==> flow/design.v <==
module Conv(
  clk,
  rst_n,
  image_valid,
  filter_valid,
  in_data,
  out_valid,
  out_data
);
input clk,rst_n,image_valid,filter_valid;
input [2:0] in_data;
output logic [8:0]out_data;
output logic out_valid;
logic [2:0] A,B,C,D,E,F,G,H,I;
logic [2:0] A1,A2,A3,A4,A5,A6,A7,A8,B1,B2,B3,B4,B5,B6,B7,B8,C1,C2,C3,C4,C5,C6,C7,C8,D1,D2,D3,D4,D5,D6,D7,D8,E1,E2,E3,E4,E5,E6,E7,E8,F1,F2,F3,F4,F5,F6,F7,F8,G1,G2,G3,G4,G5,G6,G7,G8,H1,H2,H3,H4,H5,H6,H7,H8;
logic [5:0] cntin;
logic [5:0] cnt_mul;
logic [3:0] cnt_out;
logic [8:0] CO1,CO2,CO3,CO4;
logic [8:0] CON1,CON2,CON3,CON4,CON5,CON6,CON7,CON8,CON9,CON10,CON11,CON12,CON13,CON14,CON15,CON16,CON17,CON18,CON19,CON20,CON21,CON22,CON23,CON24,CON25,CON26,CON27,CON28,CON29,CON30,CON31,CON32,CON33,CON34,CON35,CON36;
logic [2:0] i1,i2,i3,i4,i5,i6,i7,i8,i9;
logic [1:0] c_state, n_state;
logic [8:0] comp1,comp2,sol,temp_con;
parameter GET_dATA= 2'b00,MUL= 2'b01,OUT = 2'b10;
	assign comp1 = (CO1>CO2)? CO1 : CO2;
	assign comp2 = (CO3>CO4)? CO3 : CO4;
	assign sol = (comp1 >comp2)? comp1 : comp2;
always_ff @(posedge clk or negedge rst_n)
begin
	if (!rst_n) 
	begin
		out_data <= 0;
		out_valid <= 0 ;
		c_state <= 2'b00;
		cntin <=0;
		cnt_out<=0;
		cnt_mul<=0;
	end
    else        
	begin
	c_state <= n_state;
		case (c_state)
		  GET_dATA: 
			begin
				out_valid <= 0 ;
				out_data <=0;
				cnt_out<=0;
				if (filter_valid)
				begin
					A<=B;B<=C;C<=D;
					D<=E;E<=F;F<=G;
					G<=H;H<=I;I<=in_data;
				end
				else if (image_valid)
				begin
					cntin<=cntin+1;
					A1<=A2;A2<=A3;A3<=A4;A4<=A5;A5<=A6;A6<=A7;A7<=A8;A8<=B1;
					B1<=B2;B2<=B3;B3<=B4;B4<=B5;B5<=B6;B6<=B7;B7<=B8;B8<=C1;
					C1<=C2;C2<=C3;C3<=C4;C4<=C5;C5<=C6;C6<=C7;C7<=C8;C8<=D1;
					D1<=D2;D2<=D3;D3<=D4;D4<=D5;D5<=D6;D6<=D7;D7<=D8;D8<=E1;
					E1<=E2;E2<=E3;E3<=E4;E4<=E5;E5<=E6;E6<=E7;E7<=E8;E8<=F1;
					F1<=F2;F2<=F3;F3<=F4;F4<=F5;F5<=F6;F6<=F7;F7<=F8;F8<=G1;
					G1<=G2;G2<=G3;G3<=G4;G4<=G5;G5<=G6;G6<=G7;G7<=G8;G8<=H1;
					H1<=H2;H2<=H3;H3<=H4;H4<=H5;H5<=H6;H6<=H7;H7<=H8;H8<=in_data;
				end
			end
		  MUL: 
			begin
				cntin<=0;
				cnt_mul<=cnt_mul+1;
				CON1<=CON2;CON2<=CON3;CON3<=CON4;CON4<=CON5;CON5<=CON6;CON6<=CON7;CON7<=CON8;CON8<=CON9;CON9<=CON10;
				CON10<=CON11;CON11<=CON12;CON12<=CON13;CON13<=CON14;CON14<=CON15;CON15<=CON16;CON16<=CON17;CON17<=CON18;CON18<=CON19;CON19<=CON20;
				CON20<=CON21;CON21<=CON22;CON22<=CON23;CON23<=CON24;CON24<=CON25;CON25<=CON26;CON26<=CON27;CON27<=CON28;CON28<=CON29;CON29<=CON30;
				CON30<=CON31;CON31<=CON32;CON32<=CON33;CON33<=CON34;CON34<=CON35;CON35<=CON36;CON36<=temp_con;
				if (cnt_mul==0)begin
					i1<=A1;
					i2<=A2;i3<=A3;i4<=B1;i5<=B2;i6<=B3;i7<=C1;i8<=C2;i9<=C3;
				end
				else if(cnt_mul==1)begin
					i1<=A2;
					i2<=A3;i3<=A4;i4<=B2;i5<=B3;i6<=B4;i7<=C2;i8<=C3;i9<=C4;			
				end
				else if(cnt_mul==2)begin
					i1<=A3;
					i2<=A4;i3<=A5;i4<=B3;i5<=B4;i6<=B5;i7<=C3;i8<=C4;i9<=C5;				
				end
				else if(cnt_mul==3)begin
					i1<=A4;
					i2<=A5;i3<=A6;i4<=B4;i5<=B5;i6<=B6;i7<=C4;i8<=C5;i9<=C6;		
				end
				else if(cnt_mul==4)begin
					i1<=A5
					;i2<=A6;i3<=A7;i4<=B5;i5<=B6;i6<=B7;i7<=C5;i8<=C6;i9<=C7;					
				end
				else if(cnt_mul==5)begin
					i1<=A6;
					i2<=A7;i3<=A8;i4<=B6;i5<=B7;i6<=B8;i7<=C6;i8<=C7;i9<=C8;				
				end
				else if(cnt_mul==6)begin
					i1<=B1;
					i2<=B2;i3<=B3;i4<=C1;i5<=C2;i6<=C3;i7<=D1;i8<=D2;i9<=D3;
				end
				else if(cnt_mul==7)begin
					i1<=B2;
					i2<=B3;i3<=B4;i4<=C2;i5<=C3;i6<=C4;i7<=D2;i8<=D3;i9<=D4;			
				end
				else if(cnt_mul==8)begin
					i1<=B3;
					i2<=B4;i3<=B5;i4<=C3;i5<=C4;i6<=C5;i7<=D3;i8<=D4;i9<=D5;				
				end
				else if(cnt_mul==9)begin
					i1<=B4;
					i2<=B5;i3<=B6;i4<=C4;i5<=C5;i6<=C6;i7<=D4;i8<=D5;i9<=D6;		
				end
				else if(cnt_mul==10)begin
					i1<=B5;
					i2<=B6;i3<=B7;i4<=C5;i5<=C6;i6<=C7;i7<=D5;i8<=D6;i9<=D7;					
				end
				else if(cnt_mul==11)begin
					i1<=B6;
					i2<=B7;i3<=B8;i4<=C6;i5<=C7;i6<=C8;i7<=D6;i8<=D7;i9<=D8;						
				end
				else if(cnt_mul==12)begin
					i1<=C1;
					i2<=C2;i3<=C3;i4<=D1;i5<=D2;i6<=D3;i7<=E1;i8<=E2;i9<=E3;
				end
				else if(cnt_mul==13)begin
					i1<=C2;
					i2<=C3;i3<=C4;i4<=D2;i5<=D3;i6<=D4;i7<=E2;i8<=E3;i9<=E4;			
				end
				else if(cnt_mul==14)begin
					i1<=C3;
					i2<=C4;i3<=C5;i4<=D3;i5<=D4;i6<=D5;i7<=E3;i8<=E4;i9<=E5;				
				end
				else if(cnt_mul==15)begin
					i1<=C4;
					i2<=C5;i3<=C6;i4<=D4;i5<=D5;i6<=D6;i7<=E4;i8<=E5;i9<=E6;		
				end
				else if(cnt_mul==16)begin
					i1<=C5;
					i2<=C6;i3<=C7;i4<=D5;i5<=D6;i6<=D7;i7<=E5;i8<=E6;i9<=E7;					
				end
				else if(cnt_mul==17)begin
					i1<=C6;
					i2<=C7;i3<=C8;i4<=D6;i5<=D7;i6<=D8;i7<=E6;i8<=E7;i9<=E8;	
				end	
				else if (cnt_mul==18)begin
					i1<=D1;
					i2<=D2;i3<=D3;i4<=E1;i5<=E2;i6<=E3;i7<=F1;i8<=F2;i9<=F3;
				end
				else if(cnt_mul==19)begin
					i1<=D2;
					i2<=D3;i3<=D4;i4<=E2;i5<=E3;i6<=E4;i7<=F2;i8<=F3;i9<=F4;			
				end
				else if(cnt_mul==20)begin
					i1<=D3;
					i2<=D4;i3<=D5;i4<=E3;i5<=E4;i6<=E5;i7<=F3;i8<=F4;i9<=F5;				
				end
				else if(cnt_mul==21)begin
					i1<=D4;
					i2<=D5;i3<=D6;i4<=E4;i5<=E5;i6<=E6;i7<=F4;i8<=F5;i9<=F6;		
				end
				else if(cnt_mul==22)begin
					i1<=D5;
					i2<=D6;i3<=D7;i4<=E5;i5<=E6;i6<=E7;i7<=F5;i8<=F6;i9<=F7;					
				end
				else if(cnt_mul==23)begin
					i1<=D6;
					i2<=D7;i3<=D8;i4<=E6;i5<=E7;i6<=E8;i7<=F6;i8<=F7;i9<=F8;	
				end
				else if(cnt_mul==24)begin
					i1<=E1;
					i2<=E2;i3<=E3;i4<=F1;i5<=F2;i6<=F3;i7<=G1;i8<=G2;i9<=G3;
				end
				else if(cnt_mul==25)begin
					i1<=E2;
					i2<=E3;i3<=E4;i4<=F2;i5<=F3;i6<=F4;i7<=G2;i8<=G3;i9<=G4;			
				end
				else if(cnt_mul==26)begin
					i1<=E3;
					i2<=E4;i3<=E5;i4<=F3;i5<=F4;i6<=F5;i7<=G3;i8<=G4;i9<=G5;				
				end
				else if(cnt_mul==27)begin
					i1<=E4;
					i2<=E5;i3<=E6;i4<=F4;i5<=F5;i6<=F6;i7<=G4;i8<=G5;i9<=G6;		
				end
				else if(cnt_mul==28)begin
					i1<=E5;
					i2<=E6;i3<=E7;i4<=F5;i5<=F6;i6<=F7;i7<=G5;i8<=G6;i9<=G7;					
				end
				else if(cnt_mul==29)begin
					i1<=E6;
					i2<=E7;i3<=E8;i4<=F6;i5<=F7;i6<=F8;i7<=G6;i8<=G7;i9<=G8;	
				end	
				else if(cnt_mul==30)begin
					i1<=F1;
					i2<=F2;i3<=F3;i4<=G1;i5<=G2;i6<=G3;i7<=H1;i8<=H2;i9<=H3;
				end
				else if(cnt_mul==31)begin
					i1<=F2;
					i2<=F3;i3<=F4;i4<=G2;i5<=G3;i6<=G4;i7<=H2;i8<=H3;i9<=H4;			
				end
				else if(cnt_mul==32)begin
					i1<=F3;
					i2<=F4;i3<=F5;i4<=G3;i5<=G4;i6<=G5;i7<=H3;i8<=H4;i9<=H5;				
				end
				else if(cnt_mul==33)begin
					i1<=F4;
					i2<=F5;i3<=F6;i4<=G4;i5<=G5;i6<=G6;i7<=H4;i8<=H5;i9<=H6;		
				end
				else if(cnt_mul==34)begin
					i1<=F5;
					i2<=F6;i3<=F7;i4<=G5;i5<=G6;i6<=G7;i7<=H5;i8<=H6;i9<=H7;					
				end
				else if(cnt_mul==35)begin
					i1<=F6;
					i2<=F7;i3<=F8;i4<=G6;i5<=G7;i6<=G8;i7<=H6;i8<=H7;i9<=H8;	
				end
			end
		  OUT:
			begin
				cnt_mul<=0;
				cnt_out<=cnt_out+1;
				cntin <=0;
				CO1 <= CON1;CON1<=CON3;CON3<=CON5;CON5<=CON13;CON13<=CON15;CON15<=CON17;CON17<=CON25;CON25<=CON27;CON27<=CON29;
				CO2 <= CON2;CON2<=CON4;CON4<=CON6;CON6<=CON14;CON14<=CON16;CON16<=CON18;CON18<=CON26;CON26<=CON28;CON28<=CON30;
				CO3 <= CON7;CON7<=CON9;CON9<=CON11;CON11<=CON19;CON19<=CON21;CON21<=CON23;CON23<=CON31;CON31<=CON33;CON33<=CON35;
				CO4 <= CON8;CON8<=CON10;CON10<=CON12;CON12<=CON20;CON20<=CON22;CON22<=CON24;CON24<=CON32;CON32<=CON34;CON34<=CON36;
				if (cnt_out > 0 && cnt_out < 10)
				begin
					out_data<=sol;
					out_valid <= 1;
				end
			end
		endcase
    end
end	
always_comb      
begin
	n_state ='bx;
	case (c_state)
		GET_dATA: 
		    begin
			if (image_valid||filter_valid) 
				begin
				if(cntin==63) n_state = MUL;
				else n_state = GET_dATA;
				end 
			else 
				begin
				n_state = GET_dATA;
				end
			end
		MUL:
			begin
				if(cnt_mul==36)
				n_state = OUT;	
				else 
				n_state = MUL;
			end
		OUT:
			begin
			if (cnt_out == 9) n_state = GET_dATA;
			else n_state = OUT;
			end
	endcase
	temp_con = A*i1+B*i2+C*i3+D*i4+E*i5+F*i6+G*i7+H*i8+I*i9;
end
endmodule
# == From RTL to reports: Conv ==
# Module Conv before and after one edit of its RTL, step after step.
# "orig" refers to lines of the RTL above, "edited" to lines of the edited file.
# "diff": "edited" minus "orig" as printed here. "change_rel_pct": 100 x difference / "orig".
# Not given: -
# design
top,Conv
clk_port,clk
library,sky130hd
lib_corner,tt_025C_1v80

# == The edit ==
# The edit as a unified diff against the file above.
# This change comes from a script, not from a designer. The edited design behaves differently; no optimisation was intended.
# begin of diff
@@ -23,5 +23,5 @@
 logic [8:0] comp1,comp2,sol,temp_con;
 parameter GET_dATA= 2'b00,MUL= 2'b01,OUT = 2'b10;
-	assign comp1 = (CO1>CO2)? CO1 : CO2;
+	assign comp1 = CO1;
 	assign comp2 = (CO3>CO4)? CO3 : CO4;
 	assign sol = (comp1 >comp2)? comp1 : comp2;
# end of diff

# == Word level ==
# Counts by Yosys on the flattened word-level netlist (proc, flatten, opt, wreduce; memories kept). Register bits leave out memories and registers merged into their read ports (data or address). Print and check cells are left out.
# word_totals
item,orig,edited,diff,change_rel_pct
reg_bits,634,625,-9,-1.42
latch_bits,0,0,0,-
mem_bits_rw,0,0,0,-
romBits,0,0,0,-
clocked_rd_ports_x_width,0,0,0,-
mem_count,0,0,0,-
input_bits,7,7,0,0.00
out_inout_bits,10,10,0,0.00
wordCells,587,584,-3,-0.51
# op_classes
item,orig,edited,diff,change_rel_pct
n_addsub,11,11,0,0.00
mul,9,9,0,0.00
div_mod_pow,0,0,0,-
n_cmp,5,4,-1,-20.00
equal,43,43,0,0.00
shift,0,0,0,-
muxes,373,372,-1,-0.27
bitwise,1,1,0,0.00
reduce_and_logical,17,17,0,0.00
# ops
operator,orig,edited,diff,change_rel_pct
9-bit 2-to-1 mux,4,3,-1,-25.00
9-bit > comparator,3,2,-1,-33.33
3-bit 2-to-1 mux,324,324,0,0.00
9-bit case mux with 2-bit select,33,33,0,0.00
6-bit by 5-bit == test with 1-bit output with constant B,16,16,0,0.00
3-bit by 3-bit multiplier with 6-bit output,9,9,0,0.00
6-bit by 4-bit == test with 1-bit output with constant B,8,8,0,0.00
6-bit == test with constant B,6,6,0,0.00
9-bit by 6-bit adder with 9-bit output,5,5,0,0.00
6-bit by 3-bit == test with 1-bit output with constant B,4,4,0,0.00
2-bit AND reduction,4,4,0,0.00
1-bit 2-to-1 mux,3,3,0,0.00
2-bit != test with constant B,3,3,0,0.00
3-bit AND reduction,3,3,0,0.00
2-bit nonzero test,3,3,0,0.00
6-bit by 1-bit adder with 6-bit output with constant B,2,2,0,0.00
6-bit by 2-bit == test with 1-bit output with constant B,2,2,0,0.00
2-bit 2-to-1 mux,2,2,0,0.00
6-bit 2-to-1 mux,2,2,0,0.00
6-bit case mux with 2-bit select,2,2,0,0.00
4-bit by 1-bit adder with 4-bit output with constant B,1,1,0,0.00
6-bit by 6-bit adder with 7-bit output,1,1,0,0.00
7-bit by 6-bit adder with 8-bit output,1,1,0,0.00
8-bit by 6-bit adder with 9-bit output,1,1,0,0.00
2-bit by 1-bit == test with 1-bit output with constant B,1,1,0,0.00
2-bit == test with constant B,1,1,0,0.00
4-bit == test with constant B,1,1,0,0.00
6-bit by 1-bit == test with 1-bit output with constant B,1,1,0,0.00
# Not every row of either side is listed.

# == Depth ==
# Yosys ltp: most cells in a row. Word level: on the elaborated netlist, between registers, memories and ports. Mapped: between sequential cells and ports; inverters and the memories' decode and read muxes count.
# depth
item,orig,edited,diff,change_rel_pct
word_depth,37,37,0,0.00
ABC_AREA,0,0,-,-
ltp_mapped,20,21,1,5.00
ltp_nobuf,20,21,1,5.00

# == Synthesis result ==
# Yosys stat after the flow's synthesis: flattened, memories mapped to cells. It holds for the ABC_AREA given above (unset counts as 0); a run with the other value may have another netlist.
# mapped
item,orig,edited,diff,change_rel_pct
cells,3086,3003,-83,-2.69
mapped_area_um2,36835.3,35420.2,-1415.1,-3.84
seqArea_um2,18924.4,18654.1,-270.3,-1.43
flip_flops,635,626,-9,-1.42
buf_cells,239,237,-2,-0.84
# types
cell,orig,edited,diff,change_rel_pct
sky130_fd_sc_hd__o21ai_0,143,180,37,25.87
sky130_fd_sc_hd__nand2_1,169,204,35,20.71
sky130_fd_sc_hd__clkbuf_1,123,147,24,19.51
sky130_fd_sc_hd__a22oi_1,41,65,24,58.54
sky130_fd_sc_hd__buf_4,24,4,-20,-83.33
sky130_fd_sc_hd__a221oi_1,89,104,15,16.85
sky130_fd_sc_hd__a22o_1,17,5,-12,-70.59
sky130_fd_sc_hd__buf_1,5,16,11,220.00
sky130_fd_sc_hd__or3_1,21,11,-10,-47.62
sky130_fd_sc_hd__edfxtp_1,606,597,-9,-1.49
sky130_fd_sc_hd__ha_1,83,74,-9,-10.84
sky130_fd_sc_hd__nand3_1,71,62,-9,-12.68
sky130_fd_sc_hd__and3_1,29,20,-9,-31.03
sky130_fd_sc_hd__nor4_1,17,8,-9,-52.94
sky130_fd_sc_hd__inv_1,115,123,8,6.96
sky130_fd_sc_hd__buf_2,72,64,-8,-11.11
sky130_fd_sc_hd__buf_6,14,6,-8,-57.14
sky130_fd_sc_hd__nor2_1,156,163,7,4.49
# Not every row of either side is listed.

# == Path before layout ==
# Source: OpenSTA report_checks on the synthesized netlist (no wires, ideal clock, input and output delay 20% of the period each), path of least setup slack; recovery checks are left aside. Register names are those of the netlist, which keeps one name where synthesis merged equal registers.
# synth_timing
item,orig,edited,diff,change_rel_pct
kind,in2reg,in2reg,-,-
start,in filter_valid,in filter_valid,-,-
end,reg A1[0],reg A1[0],-,-
period_ns,6.0,6.0,0.0,0.00
input_delay_ns,1.200,1.200,0.000,0.00
setup_ns,0.747,0.747,0.000,-
t_first_pin_ns,1.200,1.200,0.000,0.00
t_arrival_ns,9.323,9.323,0.000,0.00
required_time_ns,5.253,5.253,0.000,0.00
slack_ns,-4.070,-4.070,0.000,-
delay_ns,8.870,8.870,0.000,0.00
driving_pins,2,2,0,0.00
n_path_buf,0,0,0,-
period_less_setup_slack_ns,10.07,10.07,0.00,0.00
# "delay_ns" is the arrival time less input delay plus setup time.
# "driving_pins": output pins that drive a net of the path, with the launching flip-flop's if there is one; two outputs of one cell count as two.
# "period_less_setup_slack_ns" = period - worst setup slack (recovery checks aside). The figure is calculated, with input and output delays left at 20% of the set period.
# Between the ends stands the longest chain of elaborated cells between them, by number of cells; it is not shown to be the way that was timed. Of several equally long chains one is given.
# A line is the first line of the expression or statement that the cell stems from. Yosys adds cells for indexed reads and writes and turns some case tables into memories.
# synth_via_orig
path_cell_list,sky130_fd_sc_hd__nand2b_1 sky130_fd_sc_hd__nor2_1
elab_chain_len,2
cells_between,2
lines_between,0
cone_classes,logic (1); reduce/logical (1)
# synth_lines_orig
item,line_no,rtl
start: declaration,10,"input clk,rst_n,image_valid,filter_valid;"
1-bit inverter,-,
4-bit AND reduction,-,
end: assignment,57,A1<=A2;A2<=A3;A3<=A4;A4<=A5;A5<=A6;A6<=A7;A7<=A8;A8<=B1;
end: declaration,15,"logic [2:0] A1,A2,A3,A4,A5,A6,A7,A8,B1,B2,B3,B4,B5,B6,B7,B8,C1,C2,C3,C4,C5,C6,C7,C8,D1,D2,D3,D4,D5,D6,D7,D8,E1 ..."
# synth_via_edited
path_cell_list,sky130_fd_sc_hd__nand2b_1 sky130_fd_sc_hd__nor2_1
elab_chain_len,2
cells_between,2
lines_between,0
cone_classes,logic (1); reduce/logical (1)
# synth_lines_edited
item,line_no,rtl
start: declaration,10,"input clk,rst_n,image_valid,filter_valid;"
1-bit inverter,-,
4-bit AND reduction,-,
end: assignment,57,A1<=A2;A2<=A3;A3<=A4;A4<=A5;A5<=A6;A6<=A7;A7<=A8;A8<=B1;
end: declaration,15,"logic [2:0] A1,A2,A3,A4,A5,A6,A7,A8,B1,B2,B3,B4,B5,B6,B7,B8,C1,C2,C3,C4,C5,C6,C7,C8,D1,D2,D3,D4,D5,D6,D7,D8,E1 ..."

# == Path in the finished layout ==
# Path of least setup slack in the final report of the runs of pair 1 (OpenROAD, finished layout, wires in). Where an end is a register, its clock arrival counts in the times.
# layout_timing
item,orig,edited,diff,change_rel_pct
kind,reg2reg,reg2reg,-,-
start,reg i4[1],reg D[2],-,-
end,reg CON36[8],reg CON36[8],-,-
period_ns,5.63,5.63,0.00,0.00
setup_ns,0.24,0.25,0.01,-
t_first_pin_ns,0.64,0.63,-0.01,-1.56
t_arrival_ns,5.83,5.82,-0.01,-0.17
required_time_ns,6.02,6.01,-0.01,-0.17
slack_ns,0.20,0.19,-0.01,-
driving_pins,19,20,1,5.26
n_path_buf,0,0,0,-
# Between the ends stands the longest chain of elaborated cells between them, by number of cells; it is not shown to be the way that was timed. Of several equally long chains one is given.
# At most two assigning lines are given for a register; there are more.
# layout_via_orig
path_cell_list,sky130_fd_sc_hd__edfxtp_1 sky130_fd_sc_hd__nand2_1 sky130_fd_sc_hd__fa_1 sky130_fd_sc_hd__fa_1 sky130_fd_sc_hd__inv_1 sky130_fd_sc_hd__fa_1 sky130_fd_sc_hd__inv_1 sky130_fd_sc_hd__fa_1 sky130_fd_sc_hd__fa_1 sky130_fd_sc_hd__fa_1 sky130_fd_sc_hd__inv_1 sky130_fd_sc_hd__ha_1 sky130_fd_sc_hd__ha_2 sky130_fd_sc_hd__fa_2 sky130_fd_sc_hd__a21o_1 sky130_fd_sc_hd__a21oi_2 sky130_fd_sc_hd__o21bai_1 sky130_fd_sc_hd__a21oi_2 sky130_fd_sc_hd__xor2_1
elab_chain_len,7
cells_between,7
lines_between,1
cone_classes,add/sub (6); mul (1)
# layout_lines_orig
item,line_no,rtl
start: declaration,21,"logic [2:0] i1,i2,i3,i4,i5,i6,i7,i8,i9;"
start: assignment,77,i2<=A2;i3<=A3;i4<=B1;i5<=B2;i6<=B3;i7<=C1;i8<=C2;i9<=C3;
start: assignment,81,i2<=A3;i3<=A4;i4<=B2;i5<=B3;i6<=B4;i7<=C2;i8<=C3;i9<=C4;
3-bit by 3-bit multiplier with 6-bit output,267,temp_con = A*i1+B*i2+C*i3+D*i4+E*i5+F*i6+G*i7+H*i8+I*i9;
8-bit by 6-bit adder with 9-bit output,267,
9-bit by 6-bit adder with 9-bit output x5,267,
end: assignment,74,CON30<=CON31;CON31<=CON32;CON32<=CON33;CON33<=CON34;CON34<=CON35;CON35<=CON36;CON36<=temp_con;
end: declaration,20,"logic [8:0] CON1,CON2,CON3,CON4,CON5,CON6,CON7,CON8,CON9,CON10,CON11,CON12,CON13,CON14,CON15,CON16,CON17,CON18 ..."
# layout_via_edited
path_cell_list,sky130_fd_sc_hd__edfxtp_1 sky130_fd_sc_hd__nand2_1 sky130_fd_sc_hd__fa_1 sky130_fd_sc_hd__fa_1 sky130_fd_sc_hd__inv_1 sky130_fd_sc_hd__fa_1 sky130_fd_sc_hd__inv_1 sky130_fd_sc_hd__fa_1 sky130_fd_sc_hd__fa_1 sky130_fd_sc_hd__fa_2 sky130_fd_sc_hd__inv_1 sky130_fd_sc_hd__ha_1 sky130_fd_sc_hd__ha_2 sky130_fd_sc_hd__fa_2 sky130_fd_sc_hd__a21oi_2 sky130_fd_sc_hd__nor2_1 sky130_fd_sc_hd__nor2_2 sky130_fd_sc_hd__o21bai_1 sky130_fd_sc_hd__a21oi_1 sky130_fd_sc_hd__xor2_1
elab_chain_len,7
cells_between,7
lines_between,1
cone_classes,add/sub (6); mul (1)
# layout_lines_edited
item,line_no,rtl
start: declaration,14,"logic [2:0] A,B,C,D,E,F,G,H,I;"
start: assignment,51,D<=E;E<=F;F<=G;
3-bit by 3-bit multiplier with 6-bit output,267,temp_con = A*i1+B*i2+C*i3+D*i4+E*i5+F*i6+G*i7+H*i8+I*i9;
8-bit by 6-bit adder with 9-bit output,267,
9-bit by 6-bit adder with 9-bit output x5,267,
end: assignment,74,CON30<=CON31;CON31<=CON32;CON32<=CON33;CON33<=CON34;CON34<=CON35;CON35<=CON36;CON36<=temp_con;
end: declaration,20,"logic [8:0] CON1,CON2,CON3,CON4,CON5,CON6,CON7,CON8,CON9,CON10,CON11,CON12,CON13,CON14,CON15,CON16,CON17,CON18 ..."

# == Measured runs ==
# Runs of the flow (Yosys, OpenROAD) on both versions; the two runs of a pair have the same settings. The constraints put input and output delay at 20% of the set period each and load the outputs with 0.01 pF.
# settings_pair_1
CORE_UTILIZATION,40
period_ns,5.63
CAP_MARGIN,20
CORE_MARGIN,2
SLEW_MARGIN,20
# measured_pair_1
item,orig,edited,diff,change_rel_pct
synthArea_um2,36835.3,35420.2,-1415.1,-3.84
design_die_area_um2,94531.7,90947.5,-3584.2,-3.79
final_cell_area_um2,40844.2,39546.7,-1297.5,-3.18
utilization_frac,0.446,0.449,0.003,-
setup_ws_ns,0.197,0.191,-0.006,-
tns_ns,0.000,0.000,0.000,-
worst_hold_slack_ns,0.419,0.419,0.000,-
fin_power_mw,10.573,10.617,0.044,0.42
period_less_ws_ns,5.433,5.439,0.006,0.11
# settings_pair_2
ABC_AREA,0
CELL_PAD_IN_SITES_GLOBAL_PLACEMENT,2
CORE_ASPECT_RATIO,0.65
CORE_UTILIZATION,19
GPL_ROUTABILITY_DRIVEN,0
PLACE_DENSITY_LB_ADDON,0.2
TNS_END_PERCENT,65
period_ns,5.6
CAP_MARGIN,20
CORE_MARGIN,2
SLEW_MARGIN,20
# measured_pair_2
item,orig,edited,diff,change_rel_pct
synthArea_um2,36835.3,35420.2,-1415.1,-3.84
design_die_area_um2,197490.0,189972.0,-7518.0,-3.81
final_cell_area_um2,43661.9,41730.0,-1931.9,-4.42
utilization_frac,0.226,0.226,0.000,-
setup_ws_ns,0.103,0.221,0.118,-
tns_ns,0.000,0.000,0.000,-
fin_power_mw,11.166,10.806,-0.360,-3.22
period_less_ws_ns,5.497,5.379,-0.118,-2.15
# By "period_less_ws_ns" is meant the clock period of the run minus its worst setup slack. This is arithmetic on one report: input and output delays are still those of the set period (20% each).
# "fin_power_mw" is the tool's figure for a default switching activity; nothing was simulated.
